==> flow/design.v <==
module HW3_FPMUL_754SP(Clk, Rst, St, FPmplier, FPmcand, Done, Ovf, Unf, FPproduct);
	input Clk, Rst, St;
	input [31:0] FPmplier, FPmcand;
	output reg [31:0] FPproduct;
	output reg Ovf, Unf, Done;
	wire [47:0] mult_out;
	wire [8:0] expo_out;		 
	reg [22:0] F;
	reg [8:0] E, E_biased;
	reg S;
	reg [1:0] state;
	assign mult_out = ({1'b1, FPmplier[22:0]}) * ({1'b1, FPmcand[22:0]});
	assign expo_out = (FPmplier[30:23] - 8'd127) + (FPmcand[30:23] - 8'd127);
	always @ (posedge Clk)	begin
		Done <= 1'b0;
		Ovf <= 1'b0;
		Unf <= 1'b0;
		if(Rst == 1'b1) begin
			state <= 2'b00;
		end
		else
		case(state)
			0: begin
				if(St == 1'b0)
					state <= 2'b00;
				else
					state <= 2'b01;
			end
			1: begin
				state <= 2'b10;
				S <= FPmplier[31] ^ FPmcand[31];
				if(FPmplier == 32'b0 || FPmcand == 32'b0) begin
					E <= 9'b0;
					E_biased <= 9'b0;
					F <= mult_out[45:23];
				end
				else if(mult_out[47] == 1'b1) begin
					E <= expo_out + 9'b1;
					E_biased <= expo_out + 9'd128;
					F <= mult_out[46:24];
				end
				else begin
					E <= expo_out;
					E_biased <= expo_out + 9'd127;
					F <= mult_out[45:23];
				end
			end
			2: begin
				state <= 2'b0;
				Done <= 1'b1;
				if(E_biased > 8'b11111110)
					Ovf <= 1'b1;
				if(E_biased < 8'b00000001)
					Unf <= 1'b1;
				FPproduct <= {S, E_biased[7:0], F};
			end
			default: begin
				if(St == 1'b0)
					state <= 2'b00;
				else
					state <= 2'b01;
			end
		endcase
	end
endmodule
[From RTL to reports: HW3_FPMUL_754SP]
The steps from the RTL of HW3_FPMUL_754SP to its reports follow in flow order.
Lines are those of the file above, counted from 1.
Cell names lack the library's common part.
Not given: n/a
Design
  top module: HW3_FPMUL_754SP
  clock port: Clk
  library: sky130hd
  corner: tt_025C_1v80

[Elaborated design]
Counts by Yosys on the flattened word-level netlist (proc, flatten, opt, wreduce; memories kept). Register bits leave out memories and registers merged into their read ports (data or address); mux counts leave out enables and synchronous resets folded into registers. Print and check cells are left out. Cells with the same type and inputs are merged into one.
Word-level totals
  flip-flop bits (word level): 70
  input port bits: 67
  output and inout port bits: 35
  word-level cells: 35
Cells by class
  $add $sub $neg: 5
  $mul: 1
  order comparisons: 2
  equality and inequality tests: 2
  muxes and demuxes: 8
  bitwise logic cells: 3
  reductions and logical operators: 6
Operator list (count)
  multiplier 24 x 24 -> 48 bit: 1
  zero test 32 bit: 2
  two-way mux 23 bit: 2
  subtractor 8 x 7 -> 9 bit (second input constant): 2
  less-than comparator 9 x 1 -> 1 bit (second input constant): 1
  adder 9 x 7 -> 9 bit (second input constant): 1
  adder 9 x 8 -> 9 bit (second input constant): 1
  > comparator 9 x 8 -> 1 bit (second input constant): 1
  adder 9 bit: 1
  two-way mux 9 bit: 1
  AND reduction 2 bit: 2
  case mux 2 bit (select 2 bit): 1
  two-way mux 1 bit: 4
  NOT 1 bit: 2
  equality test 2 x 1 -> 1 bit (second input constant): 1
  equality test 2 bit (second input constant): 1
  OR reduction 2 bit: 1
  XOR 1 bit: 1
  logical OR 1 bit: 1

[Logic depth]
Yosys ltp: most cells in a row. Word level: on the elaborated netlist, between registers, memories and ports. Mapped: between sequential cells and ports; inverters and the memories' decode and read muxes count.
Logic depth
  depth in word-level cells: 4
  ABC_AREA: 0
  depth in mapped cells: 27
  depth with buffers taken out: 25

[Netlist]
Yosys stat after the flow's synthesis: flattened, memories mapped to cells. It holds for the ABC_AREA given above (unset counts as 0); a run with the other value may have another netlist.
Mapped netlist
  cell count: 2355
  cell area after synthesis: 21753.4 sq um
  area of sequential cells: 2072.0 sq um
  flip-flop cells: 71
  buffer cells: 103
Cells by type
  fa_1: count 482, total area 9.65E+03 sq um
  ha_1: count 185, total area 2314.72 sq um
  inv_1: count 600, total area 2252.16 sq um
  edfxtp_1: count 65, total area 1.95E+03 sq um
  and2_1: count 241, total area 1.51E+03 sq um
  nand2_1: count 296, total area 1.11E+03 sq um
  clkbuf_1: count 90, total area 337.824 sq um
  a21oi_1: count 48, total area 240.23 sq um
  nor2_1: count 64, total area 240.23 sq um
  xnor2_1: count 24, total area 210.202 sq um
  mux2_2: count 14, total area 157.651 sq um
  nor4_1: count 24, total area 150.144 sq um
  o21ai_0: count 25, total area 125.12 sq um
  dfxtp_1: count 6, total area 120.115 sq um
  a21o_1: count 15, total area 112.608 sq um
  nand3_1: count 22, total area 110.106 sq um
  xor2_1: count 12, total area 105.101 sq um
  nand4_1: count 13, total area 81.328 sq um
Not listed: further types 48, cells in them 129.

[Timing after synthesis]
Path of least setup slack by OpenSTA after synthesis, without wires, with an ideal clock, recovery checks aside; 20% of the period is set as input and as output delay. Where synthesis merged equal registers, the netlist keeps one of their names.
Path after synthesis
  path type: input to register
  start point: in FPmcand[12]
  end point: reg F[18]
  period: 8.6 ns
  input delay: 1.720 ns
  library setup time: 0.260 ns
  launch time at the first pin: 1.720 ns
  arrival: 8.027 ns
  required time: 8.340 ns
  setup slack: 0.313 ns
  path delay: 6.567 ns
  stages on the path: 26
  path buffers: 1
  period reached after synthesis: 8.287 ns
"path delay" = arrival - input delay + setup time.
"stages on the path" counts driving pins, that of a launching flip-flop among them; a cell with two outputs on the path counts twice.
"period reached after synthesis" is the clock period less the worst setup slack; recovery checks do not enter. This is arithmetic on one report: input and output delays are still those of the set period (20% each).
The rows between start and end are the longest chain of elaborated cells between them; the timing report does not say that the signal goes this way. Where chains are equally long, one stands for them.
Each line given opens the expression or statement behind the cell; cells for indexed reads and writes are added by Yosys, which also makes memories of some case tables.
At most two assigning lines are given for a register; there are more.
On the way, after synthesis
  cell sequence: clkbuf_1 inv_1 nor2_1 fa_1 inv_1 fa_1 inv_1 fa_1 inv_1 fa_1 inv_1 fa_1 fa_1 inv_1 fa_1 inv_1 ha_1 a21oi_1 o21ai_0 and2_1 o311a_1 a2111oi_1 o31ai_1 a21o_1 xor2_1 mux2_2
  cells in the longest elaborated chain: 3
  elaborated cells on any way between the ends: 5
  RTL lines with such cells: 3
  classes of those cells: mul (1); mux (2); reduce/logical (2)
RTL lines, path after synthesis
  start, declared: RTL line 3  | input [31:0] FPmplier, FPmcand;
  multiplier 24 x 24 -> 48 bit: RTL line 12  | assign mult_out = ({1'b1, FPmplier[22:0]}) * ({1'b1, FPmcand[22:0]});
  two-way mux 23 bit: RTL line 37  | else if(mult_out[47] == 1'b1) begin
  two-way mux 23 bit: RTL line 32  | if(FPmplier == 32'b0 || FPmcand == 32'b0) begin
  end, assigned: RTL line 35  | F <= mult_out[45:23];
  end, assigned: RTL line 40  | F <= mult_out[46:24];
  end, declared: RTL line 8  | reg [22:0] F;

[Path in the finished layout]
From the final timing report of job 1: the path of least setup slack in the routed layout; clock arrival at registers is part of the times.
Path post-layout
  path type: input to register
  start point: in FPmplier[1]
  end point: reg F[21]
  period: 5.46 ns
  input delay: 1.09 ns
  library setup time: 0.25 ns
  launch time at the first pin: 1.09 ns
  arrival: 8.47 ns
  required time: 5.55 ns
  setup slack: -2.92 ns
  stages on the path: 25
  path buffers: 4
The rows between start and end are the longest chain of elaborated cells between them; the timing report does not say that the signal goes this way. Where chains are equally long, one stands for them.
At most two assigning lines are given for a register; there are more.
On the way, post-layout
  cell sequence: clkdlybuf4s50_1 buf_6 inv_1 buf_4 fa_1 inv_1 fa_1 fa_1 fa_2 fa_2 fa_1 inv_1 fa_1 inv_1 ha_4 nand2_2 nor2_2 nand3_4 a31oi_4 o211ai_1 o211ai_1 buf_4 a31oi_1 xnor2_1 mux2_4
  cells in the longest elaborated chain: 3
  elaborated cells on any way between the ends: 5
  RTL lines with such cells: 3
  classes of those cells: mul (1); mux (2); reduce/logical (2)
RTL lines, path post-layout
  start, declared: RTL line 3  | input [31:0] FPmplier, FPmcand;
  multiplier 24 x 24 -> 48 bit: RTL line 12  | assign mult_out = ({1'b1, FPmplier[22:0]}) * ({1'b1, FPmcand[22:0]});
  two-way mux 23 bit: RTL line 37  | else if(mult_out[47] == 1'b1) begin
  two-way mux 23 bit: RTL line 32  | if(FPmplier == 32'b0 || FPmcand == 32'b0) begin
  end, assigned: RTL line 35  | F <= mult_out[45:23];
  end, assigned: RTL line 40  | F <= mult_out[46:24];
  end, declared: RTL line 8  | reg [22:0] F;

--- measured runs ---
Measured results for HW3_FPMUL_754SP: 3 stored runs of the Yosys and OpenROAD flow on sky130hd. The settings differ; the order carries no meaning. The constraints put input and output delay at 20% of the set period each and load the outputs with 0.01 pF.
"achieved clock period (ns)" = clock period - worst setup slack. The figure is calculated, with input and output delays left at 20% of the set period.
"worst setup path time (ns)" means the part of the period allowed to the worst setup path (the constraints hold back 20% at inputs and 20% at outputs) less its slack; where the path has registers, the arrival times of their clocks count too.

Flow files of job 1
==> flow/run.sh <==
#!/bin/bash
# the make line also repeats the synthesis and layout settings of config.mk as NAME=value (left out here)
make -C /OpenROAD-flow-scripts/flow DESIGN_CONFIG=/design/flow/config.mk WORK_HOME=/design/flow/orfs CLKGATE_MAP_FILE= finish
==> flow/config.mk <==
export PLATFORM = sky130hd
export DESIGN_NAME = HW3_FPMUL_754SP
export DESIGN_NICKNAME = HW3_FPMUL_754SP
export VERILOG_FILES = /design/flow/design.v
export SDC_FILE = /design/flow/constraint.sdc
export NUM_CORES = 4
export LEC_CHECK = 0
export CAP_MARGIN = 15
export CELL_PAD_IN_SITES_DETAIL_PLACEMENT = 2
export CORE_ASPECT_RATIO = 1.27
export CORE_MARGIN = 10
export CORE_UTILIZATION = 25
export PLACE_DENSITY_LB_ADDON = 0.28
export SETUP_SLACK_MARGIN = -0.31
export SLEW_MARGIN = 20
export TNS_END_PERCENT = 90
==> flow/constraint.sdc <==
create_clock -name core_clock -period 5.46 [get_ports {Clk}]
set_input_delay 1.0920 -clock core_clock [delete_from_list [all_inputs] [get_ports {Clk}]]
set_output_delay 1.0920 -clock core_clock [all_outputs]
set_load 0.01 [all_outputs]

report of job 1
yosys chip area after synthesis (um^2): 21753.4
finish__design__die__area: 99295.7
finish__design__instance__area__stdcell: 29881.2
finish__design__instance__utilization: 0.3475
finish__timing__setup__ws: -2.922
finish__timing__setup__tns: -89.411
finish__timing__hold__ws: 0.424
achieved clock period (ns): 8.382
worst setup path time (ns): 7.29
worst setup path kind: input to register

Flow files of job 2
==> flow/run.sh <==
#!/bin/bash
# the make line also repeats the synthesis and layout settings of config.mk as NAME=value (left out here)
make -C /OpenROAD-flow-scripts/flow DESIGN_CONFIG=/design/flow/config.mk WORK_HOME=/design/flow/orfs CLKGATE_MAP_FILE= finish
==> flow/config.mk <==
export PLATFORM = sky130hd
export DESIGN_NAME = HW3_FPMUL_754SP
export DESIGN_NICKNAME = HW3_FPMUL_754SP
export VERILOG_FILES = /design/flow/design.v
export SDC_FILE = /design/flow/constraint.sdc
export NUM_CORES = 4
export LEC_CHECK = 0
export ABC_AREA = 0
export CAP_MARGIN = 0
export CELL_PAD_IN_SITES_DETAIL_PLACEMENT = 2
export CELL_PAD_IN_SITES_GLOBAL_PLACEMENT = 2
export CORE_ASPECT_RATIO = 1.01
export CORE_MARGIN = 2
export CORE_UTILIZATION = 53
export CTS_CLUSTER_DIAMETER = 285
export CTS_CLUSTER_SIZE = 21
export GPL_ROUTABILITY_DRIVEN = 1
export GPL_TIMING_DRIVEN = 0
export MAX_ROUTING_LAYER = met4
export MIN_ROUTING_LAYER = met2
export PLACE_DENSITY_LB_ADDON = 0.09
export SETUP_SLACK_MARGIN = 1.77
export SLEW_MARGIN = 0
export TNS_END_PERCENT = 20
==> flow/constraint.sdc <==
create_clock -name core_clock -period 12.4 [get_ports {Clk}]
set_input_delay 2.4800 -clock core_clock [delete_from_list [all_inputs] [get_ports {Clk}]]
set_output_delay 2.4800 -clock core_clock [all_outputs]
set_load 0.01 [all_outputs]

report of job 2: did not finish, place, DPL-0033

Flow files of job 3
==> flow/run.sh <==
#!/bin/bash
# the make line also repeats the synthesis and layout settings of config.mk as NAME=value (left out here)
make -C /OpenROAD-flow-scripts/flow DESIGN_CONFIG=/design/flow/config.mk WORK_HOME=/design/flow/orfs CLKGATE_MAP_FILE= finish
==> flow/config.mk <==
export PLATFORM = sky130hd
export DESIGN_NAME = HW3_FPMUL_754SP
export DESIGN_NICKNAME = HW3_FPMUL_754SP
export VERILOG_FILES = /design/flow/design.v
export SDC_FILE = /design/flow/constraint.sdc
export NUM_CORES = 4
export LEC_CHECK = 0
export ABC_AREA = 1
export CAP_MARGIN = 0
export CELL_PAD_IN_SITES_DETAIL_PLACEMENT = 0
export CORE_MARGIN = 2
export CORE_UTILIZATION = 53
export CTS_CLUSTER_DIAMETER = 285
export CTS_CLUSTER_SIZE = 58
export GPL_ROUTABILITY_DRIVEN = 0
export MAX_ROUTING_LAYER = met5
export PLACE_DENSITY_LB_ADDON = 0.09
export SETUP_SLACK_MARGIN = 1.77
export SLEW_MARGIN = 0
export TNS_END_PERCENT = 20
==> flow/constraint.sdc <==
create_clock -name core_clock -period 12.4 [get_ports {Clk}]
set_input_delay 2.4800 -clock core_clock [delete_from_list [all_inputs] [get_ports {Clk}]]
set_output_delay 2.4800 -clock core_clock [all_outputs]
set_load 0.01 [all_outputs]

report of job 3
yosys chip area after synthesis (um^2): 23406.2
finish__design__die__area: 45860.2
finish__design__instance__area__stdcell: 25375.6
finish__design__instance__utilization: 0.5852
finish__timing__setup__ws: 2.437
finish__timing__setup__tns: 0.000
finish__timing__hold__ws: 0.420
achieved clock period (ns): 9.963
worst setup path time (ns): 7.48
worst setup path kind: input to register
--- end ---
